==> flow/design.v <==
module ALU(Ain,Bin,ALUop,out,Z);
input [15:0] Ain, Bin;
input [1:0] ALUop;
output [15:0] out;
output Z;
assign out = (ALUop == 2'b00) ? (Ain + Bin) : (ALUop == 2'b01) ? (Ain - Bin) : (ALUop == 2'b10) ? (Ain & Bin) : (~Bin) ;
assign Z =  (out == 16'b0000000000000000) ?  1'b1 : 1'b0;
endmodule
module regfile(data_in,writenum,write,readnum,clk,data_out);
input [15:0] data_in;
input [2:0] writenum, readnum;
input write, clk;
output [15:0] data_out;
reg [15:0] R[7:0];  
reg [15:0] data_out;
always_ff @ (posedge clk)
begin 
if (write)  
    R[writenum] <= data_in;   
end  
assign data_out = R[readnum];  
endmodule
module shifter(in,shift,sout);
input [15:0] in;
input [1:0] shift;
output [15:0] sout;
reg [15:0] sout;
always_comb 
begin 
    if (shift == 2'b00)
        sout = in;
    else if (shift == 2'b01)
        sout = in << 1;
    else if (shift == 2'b10)
        sout = in >> 1;
    else if (shift == 2'b11)
    begin
      sout = in >> 1;
      sout[15] = in[15];
    end 
    else 
    sout = 16'bxxxxxxxxxxxxxxxx;
end 
endmodule
module datapath (clk, writenum, readnum, write, datapath_in, vsel, loada, loadb, loadc, shift, asel, bsel, ALUop, loads, Z_out, datapath_out);
input write, clk, loada, loadb, loadc, asel, bsel, loads, vsel;
input [1:0] ALUop, shift;
input [2:0] writenum, readnum;
input [15:0] datapath_in;
output Z_out;
output [15:0] datapath_out;
wire [15:0] data_in;
reg[15:0] aloaded, in;
wire [15:0] Bin, Ain;
reg Z_out;
reg [15:0] datapath_out;
wire [15:0] data_out, sout, out;
wire Z;
assign data_in = vsel ? datapath_in : datapath_out;  
regfile REGFILE(data_in, writenum, write, readnum, clk, data_out);  
always_ff @(posedge clk)  
begin
if (loada == 1) 
begin
 aloaded <= data_out ;
end
end 
always_ff @(posedge clk)  
begin
if (loadb == 1) 
begin
 in <= data_out ;
end
end 
shifter SHIFTER(in,shift,sout);
assign Bin = bsel ? ({11'b0, datapath_in[4:0]}) : sout ;  
assign Ain = asel ? (16'b0000000000000000) : aloaded ;
ALU alu(Ain,Bin,ALUop,out,Z);  
always_ff @(posedge clk)  
begin
if (loads == 1) 
begin
 Z_out <= Z ;
end
end 
always_ff @(posedge clk)  
begin
if (loadc == 1) 
begin
 datapath_out <= out ;
end
end 
endmodule 
== Tool chain data of datapath ==
The steps from the RTL of datapath to its reports follow in flow order.
Line numbers count from 1 in the design file above.
Library cell names are shortened.
Not given: --
Inputs
  top: datapath
  clock input: clk
  standard-cell library: sky130hd
  timing corner: tt_025C_1v80

== After elaboration ==
Source: Yosys, flattened and elaborated, memories not mapped. Widths are those after wreduce; folded enables and synchronous resets count as part of the registers. Registers that Yosys merges into a memory's read port (data or address) are not register bits. Print and check cells do not count. Equal cells are merged and count once.
Memory sizes are those after Yosys's memory passes, which may raise the word count (mostly to a power of two), join words into wider ones and drop unused or constant bits.
Word-level totals
  memory cells: 1
  bits in latches: 0
  RAM bits: 128
  register bits after elaboration: 49
  output and inout port bits: 17
  bits of input ports: 35
  word-level cells: 32
  word width x clocked read ports: 0
  bits in read-only memories: 0
Cells by class
  shifts and indexed selects: 0
  equal/unequal tests: 5
  magnitude comparators: 0
  bitwise operators: 2
  muxes and demuxes: 15
  add/subtract/negate cells: 2
  $mul: 0
  reduce/logical cells: 3
  div/mod/pow operators: 0
Memory list
  REGFILE.R: depth 8, width 16, read ports 1, wr ports 1, RTL line 14  | reg [15:0] R[7:0];
Operators with widths (count)
  16-bit 2-to-1 mux: 10
  16-bit adder: 1
  16-bit subtractor: 1
  16-bit bitwise AND: 1
  16-bit inverter: 1
  16-bit logical NOT: 1
  15-bit 2-to-1 mux: 1
  2-bit == test (second input constant): 3
  2-bit by 1-bit == test with 1-bit output (second input constant): 2
  2-bit logical NOT: 2
  3-bit 2-to-1 mux: 1
  1-bit 2-to-1 mux: 3

== Logic depth ==
Yosys ltp: most cells in a row. Word level: on the elaborated netlist, between registers, memories and ports. Mapped: between sequential cells and ports; inverters and the memories' decode and read muxes count.
Logic depth
  depth in word-level cells: 12
  ABC_AREA: 0
  mapped depth: 18
  depth with buffers taken out: 15

== Netlist ==
Yosys stat after the flow's synthesis: flattened, memories mapped to cells. It holds for the ABC_AREA given above (unset counts as 0); a run with the other value may have another netlist.
Cell types
  edfxtp_1: count 177, area in all 5.32E+03 um^2
  mux4_2: count 35, area in all 788.256 um^2
  mux2_2: count 37, area in all 416.65 um^2
  ha_1: count 29, area in all 362.848 um^2
  mux2i_1: count 19, area in all 190.182 um^2
  nor2_1: count 50, area in all 187.68 um^2
  a21oi_1: count 30, area in all 150.144 um^2
  nor2b_1: count 21, area in all 131.376 um^2
  nand2_1: count 33, area in all 123.869 um^2
  o21ai_0: count 23, area in all 115.11 um^2
  inv_1: count 27, area in all 101.347 um^2
  clkbuf_1: count 21, area in all 78.826 um^2
  nand3_1: count 15, area in all 75.072 um^2
  nor3_1: count 14, area in all 70.067 um^2
  xnor2_1: count 8, area in all 70.067 um^2
  nand2b_1: count 10, area in all 62.56 um^2
  o211ai_1: count 7, area in all 52.55 um^2
  a21o_1: count 6, area in all 45.043 um^2
Other cell types: 50; their cells: 102.
Mapped netlist
  mapped area: 0.0091913 mm^2
  cell count: 664
  area of sequential cells: 0.0053151 mm^2
  buffer cells: 34
  flip-flops: 177
By module: a second synthesis without flattening, with its own total; a netlist apart from the flattened one above.
Unflattened totals
  cells (unflattened synthesis): 688
  area (unflattened synthesis): 0.0095442 mm^2
Each row is one instance without its submodules.
By module
  regfile: instances 1, sequential area 0.0038437 mm^2, cells 198, area 0.0049735 mm^2
  ALU: instances 1, sequential area 0 mm^2, cells 336, area 0.0022559 mm^2
  datapath: instances 1, sequential area 0.0014714 mm^2, cells 102, area 0.0019744 mm^2
  shifter: instances 1, sequential area 0 mm^2, cells 52, area 0.0003403 mm^2

== Worst setup path after synthesis ==
Path of least setup slack by OpenSTA after synthesis, without wires, with an ideal clock, recovery checks aside; 20% of the period is set as input and as output delay. Where synthesis merged equal registers, the netlist keeps one of their names.
Timing post-synthesis
  kind: input to register
  start: input shift[0]
  end: register Z_out
  time at the first pin: 1.100 ns
  path delay: 4.177 ns
  arrival time: 5.107 ns
  path buffers: 1
  data required time: 5.330 ns
  external input delay: 1.100 ns
  stages on the path: 16
  period: 5.5 ns
  path slack: 0.223 ns
  setup time: 0.170 ns
  synthesis period reached: 5.277 ns
"path delay" is the arrival time less input delay plus setup time.
"stages on the path": output pins that drive a net of the path, with the launching flip-flop's if there is one; two outputs of one cell count as two.
"synthesis period reached" is the clock period less the worst setup slack; recovery checks do not enter. This is arithmetic on one report: input and output delays are still those of the set period (20% each).
The rows between start and end are the longest chain of elaborated cells between them; the timing report does not say that the signal goes this way. Where chains are equally long, one stands for them.
Each line given opens the expression or statement behind the cell; cells for indexed reads and writes are added by Yosys, which also makes memories of some case tables.
On the way, post-synthesis
  path through: buf_6 or3b_4 a2bb2oi_2 ha_1 inv_1 fa_1 a21o_1 a311oi_1 o22ai_2 o41ai_2 o31ai_1 mux2_4 a211o_1 or4_1 or4_1 nor4_2
  cells in the longest elaborated chain: 12
  elaborated cells between the ends (all ways): 19
  source lines of those cells: 7
  those cells by class: add/sub: 2; eq/ne: 3; mux: 10; logic: 2; reduce/logical: 2
RTL lines, path post-synthesis
  from (decl): RTL line 47  | input [1:0] ALUop, shift;
  2-bit == test: RTL line 36  | else if (shift == 2'b11)
  15-bit 2-to-1 mux: RTL line 36
  16-bit 2-to-1 mux: RTL line 34  | else if (shift == 2'b10)
  16-bit 2-to-1 mux: RTL line 32  | else if (shift == 2'b01)
  16-bit 2-to-1 mux: RTL line 30  | if (shift == 2'b00)
  16-bit 2-to-1 mux: RTL line 76  | assign Bin = bsel ? ({11'b0, datapath_in[4:0]}) : sout ;
  16-bit inverter: RTL line 6  | assign out = (ALUop == 2'b00) ? (Ain + Bin) : (ALUop == 2'b01) ? (Ain - Bin) : (ALUop == 2'b10) ? (Ain & Bin) ...
  16-bit 2-to-1 mux (3 in a row): RTL line 6
  16-bit logical NOT: RTL line 7  | assign Z =  (out == 16'b0000000000000000) ?  1'b1 : 1'b0;
  1-bit 2-to-1 mux: RTL line 7
  to (assign): RTL line 83  | Z_out <= Z ;
  to (decl): RTL line 50  | output Z_out;
Some nets on the timed path still bear RTL names; the line given drives or declares the net.
Named nets, post-synthesis (RTL line)
  alu.out[12]: 6

== Path in the finished layout ==
From the final timing report of flow run 2: the path of least setup slack in the routed layout; clock arrival at registers is part of the times.
Timing post-layout
  kind: input to register
  start: input shift[1]
  end: register Z_out
  setup time: 0.17 ns
  period: 5.5 ns
  path slack: 0.16 ns
  data required time: 5.76 ns
  external input delay: 1.10 ns
  stages on the path: 17
  arrival time: 5.60 ns
  time at the first pin: 1.10 ns
  path buffers: 2
The rows between start and end are the longest chain of elaborated cells between them; the timing report does not say that the signal goes this way. Where chains are equally long, one stands for them.
On the way, post-layout
  path through: dlymetal6s2s_1 or3b_4 a2bb2oi_2 ha_2 inv_1 fa_2 a21o_1 buf_4 o211ai_1 o22ai_2 o41ai_2 o31ai_2 mux2_4 a211o_1 or4_4 or4_4 nor4_4
  cells in the longest elaborated chain: 12
  elaborated cells between the ends (all ways): 19
  source lines of those cells: 7
  those cells by class: add/sub: 2; eq/ne: 3; mux: 10; logic: 2; reduce/logical: 2
RTL lines, path post-layout
  from (decl): RTL line 47  | input [1:0] ALUop, shift;
  2-bit == test: RTL line 36  | else if (shift == 2'b11)
  15-bit 2-to-1 mux: RTL line 36
  16-bit 2-to-1 mux: RTL line 34  | else if (shift == 2'b10)
  16-bit 2-to-1 mux: RTL line 32  | else if (shift == 2'b01)
  16-bit 2-to-1 mux: RTL line 30  | if (shift == 2'b00)
  16-bit 2-to-1 mux: RTL line 76  | assign Bin = bsel ? ({11'b0, datapath_in[4:0]}) : sout ;
  16-bit inverter: RTL line 6  | assign out = (ALUop == 2'b00) ? (Ain + Bin) : (ALUop == 2'b01) ? (Ain - Bin) : (ALUop == 2'b10) ? (Ain & Bin) ...
  16-bit 2-to-1 mux (3 in a row): RTL line 6
  16-bit logical NOT: RTL line 7  | assign Z =  (out == 16'b0000000000000000) ?  1'b1 : 1'b0;
  1-bit 2-to-1 mux: RTL line 7
  to (assign): RTL line 83  | Z_out <= Z ;
  to (decl): RTL line 50  | output Z_out;
Some nets on the timed path still bear RTL names; the line given drives or declares the net.
Named nets, post-layout (RTL line)
  alu.out[12]: 6

Appendix: measured runs

Settings and measured results of 4 stored flow runs for module datapath (sky130hd), not sorted in any way. The constraints put input and output delay at 20% of the set period each and load the outputs with 0.01 pF.
By "critical path time" is meant the share of the clock period that the worst setup path is allowed (20% is reserved at inputs, 20% at outputs), minus its slack. Clock arrival times at its registers enter into it.

==> flow run 1: settings <==
{ "ABC_AREA": 1, "CELL_PAD_IN_SITES_DETAIL_PLACEMENT": 1, "CELL_PAD_IN_SITES_GLOBAL_PLACEMENT": 2, "CORE_ASPECT_RATIO": 0.66, "CORE_UTILIZATION": 61, "GPL_ROUTABILITY_DRIVEN": 0, "GPL_TIMING_DRIVEN": 0, "MAX_ROUTING_LAYER": "met4", "PLACE_DENSITY_LB_ADDON": 0.02, "SLEW_MARGIN": 20, "period_ns": 4.8, "CAP_MARGIN": 20, "CORE_MARGIN": 2 }
==> flow run 1: results <==
no final report: placement broke off with FLW-0024

==> flow run 2: settings <==
{ "CORE_UTILIZATION": 40, "GPL_ROUTABILITY_DRIVEN": 0, "MAX_ROUTING_LAYER": "met4", "MIN_ROUTING_LAYER": "met2", "period_ns": 5.5, "CAP_MARGIN": 20, "CORE_MARGIN": 2, "SLEW_MARGIN": 20 }
==> flow run 2: results <==
cell area after synthesis: 0.0091913 mm^2
die outline area: 0.0242067 mm^2
standard-cell area after routing: 0.0111157 mm^2
utilization: 0.492
worst slack on setup checks: 0.158 ns
sum of negative setup slack: 0.000 ns
critical path time: 4.24 ns
worst setup path kind: input to register

==> flow run 3: settings <==
{ "CELL_PAD_IN_SITES_GLOBAL_PLACEMENT": 1, "CORE_UTILIZATION": 47, "CTS_CLUSTER_SIZE": 41, "PLACE_DENSITY": 0.75, "period_ns": 8.13, "CAP_MARGIN": 20, "CORE_MARGIN": 2, "SLEW_MARGIN": 20 }
==> flow run 3: results <==
cell area after synthesis: 0.0091913 mm^2
die outline area: 0.0206899 mm^2
standard-cell area after routing: 0.0106164 mm^2
utilization: 0.549
worst slack on setup checks: 1.707 ns
sum of negative setup slack: 0.000 ns
critical path time: 4.80 ns
worst setup path kind: input to register

==> flow run 4: settings <==
{ "ABC_AREA": 1, "CORE_ASPECT_RATIO": 1.84, "CORE_UTILIZATION": 40, "GPL_ROUTABILITY_DRIVEN": 0, "MAX_ROUTING_LAYER": "met4", "MIN_ROUTING_LAYER": "met2", "period_ns": 5.09, "CAP_MARGIN": 20, "CORE_MARGIN": 2, "SLEW_MARGIN": 20 }
==> flow run 4: results <==
cell area after synthesis: 0.0093615 mm^2
die outline area: 0.0247007 mm^2
standard-cell area after routing: 0.0107891 mm^2
utilization: 0.465
worst slack on setup checks: 0.435 ns
sum of negative setup slack: 0.000 ns
critical path time: 3.64 ns
worst setup path kind: input to register
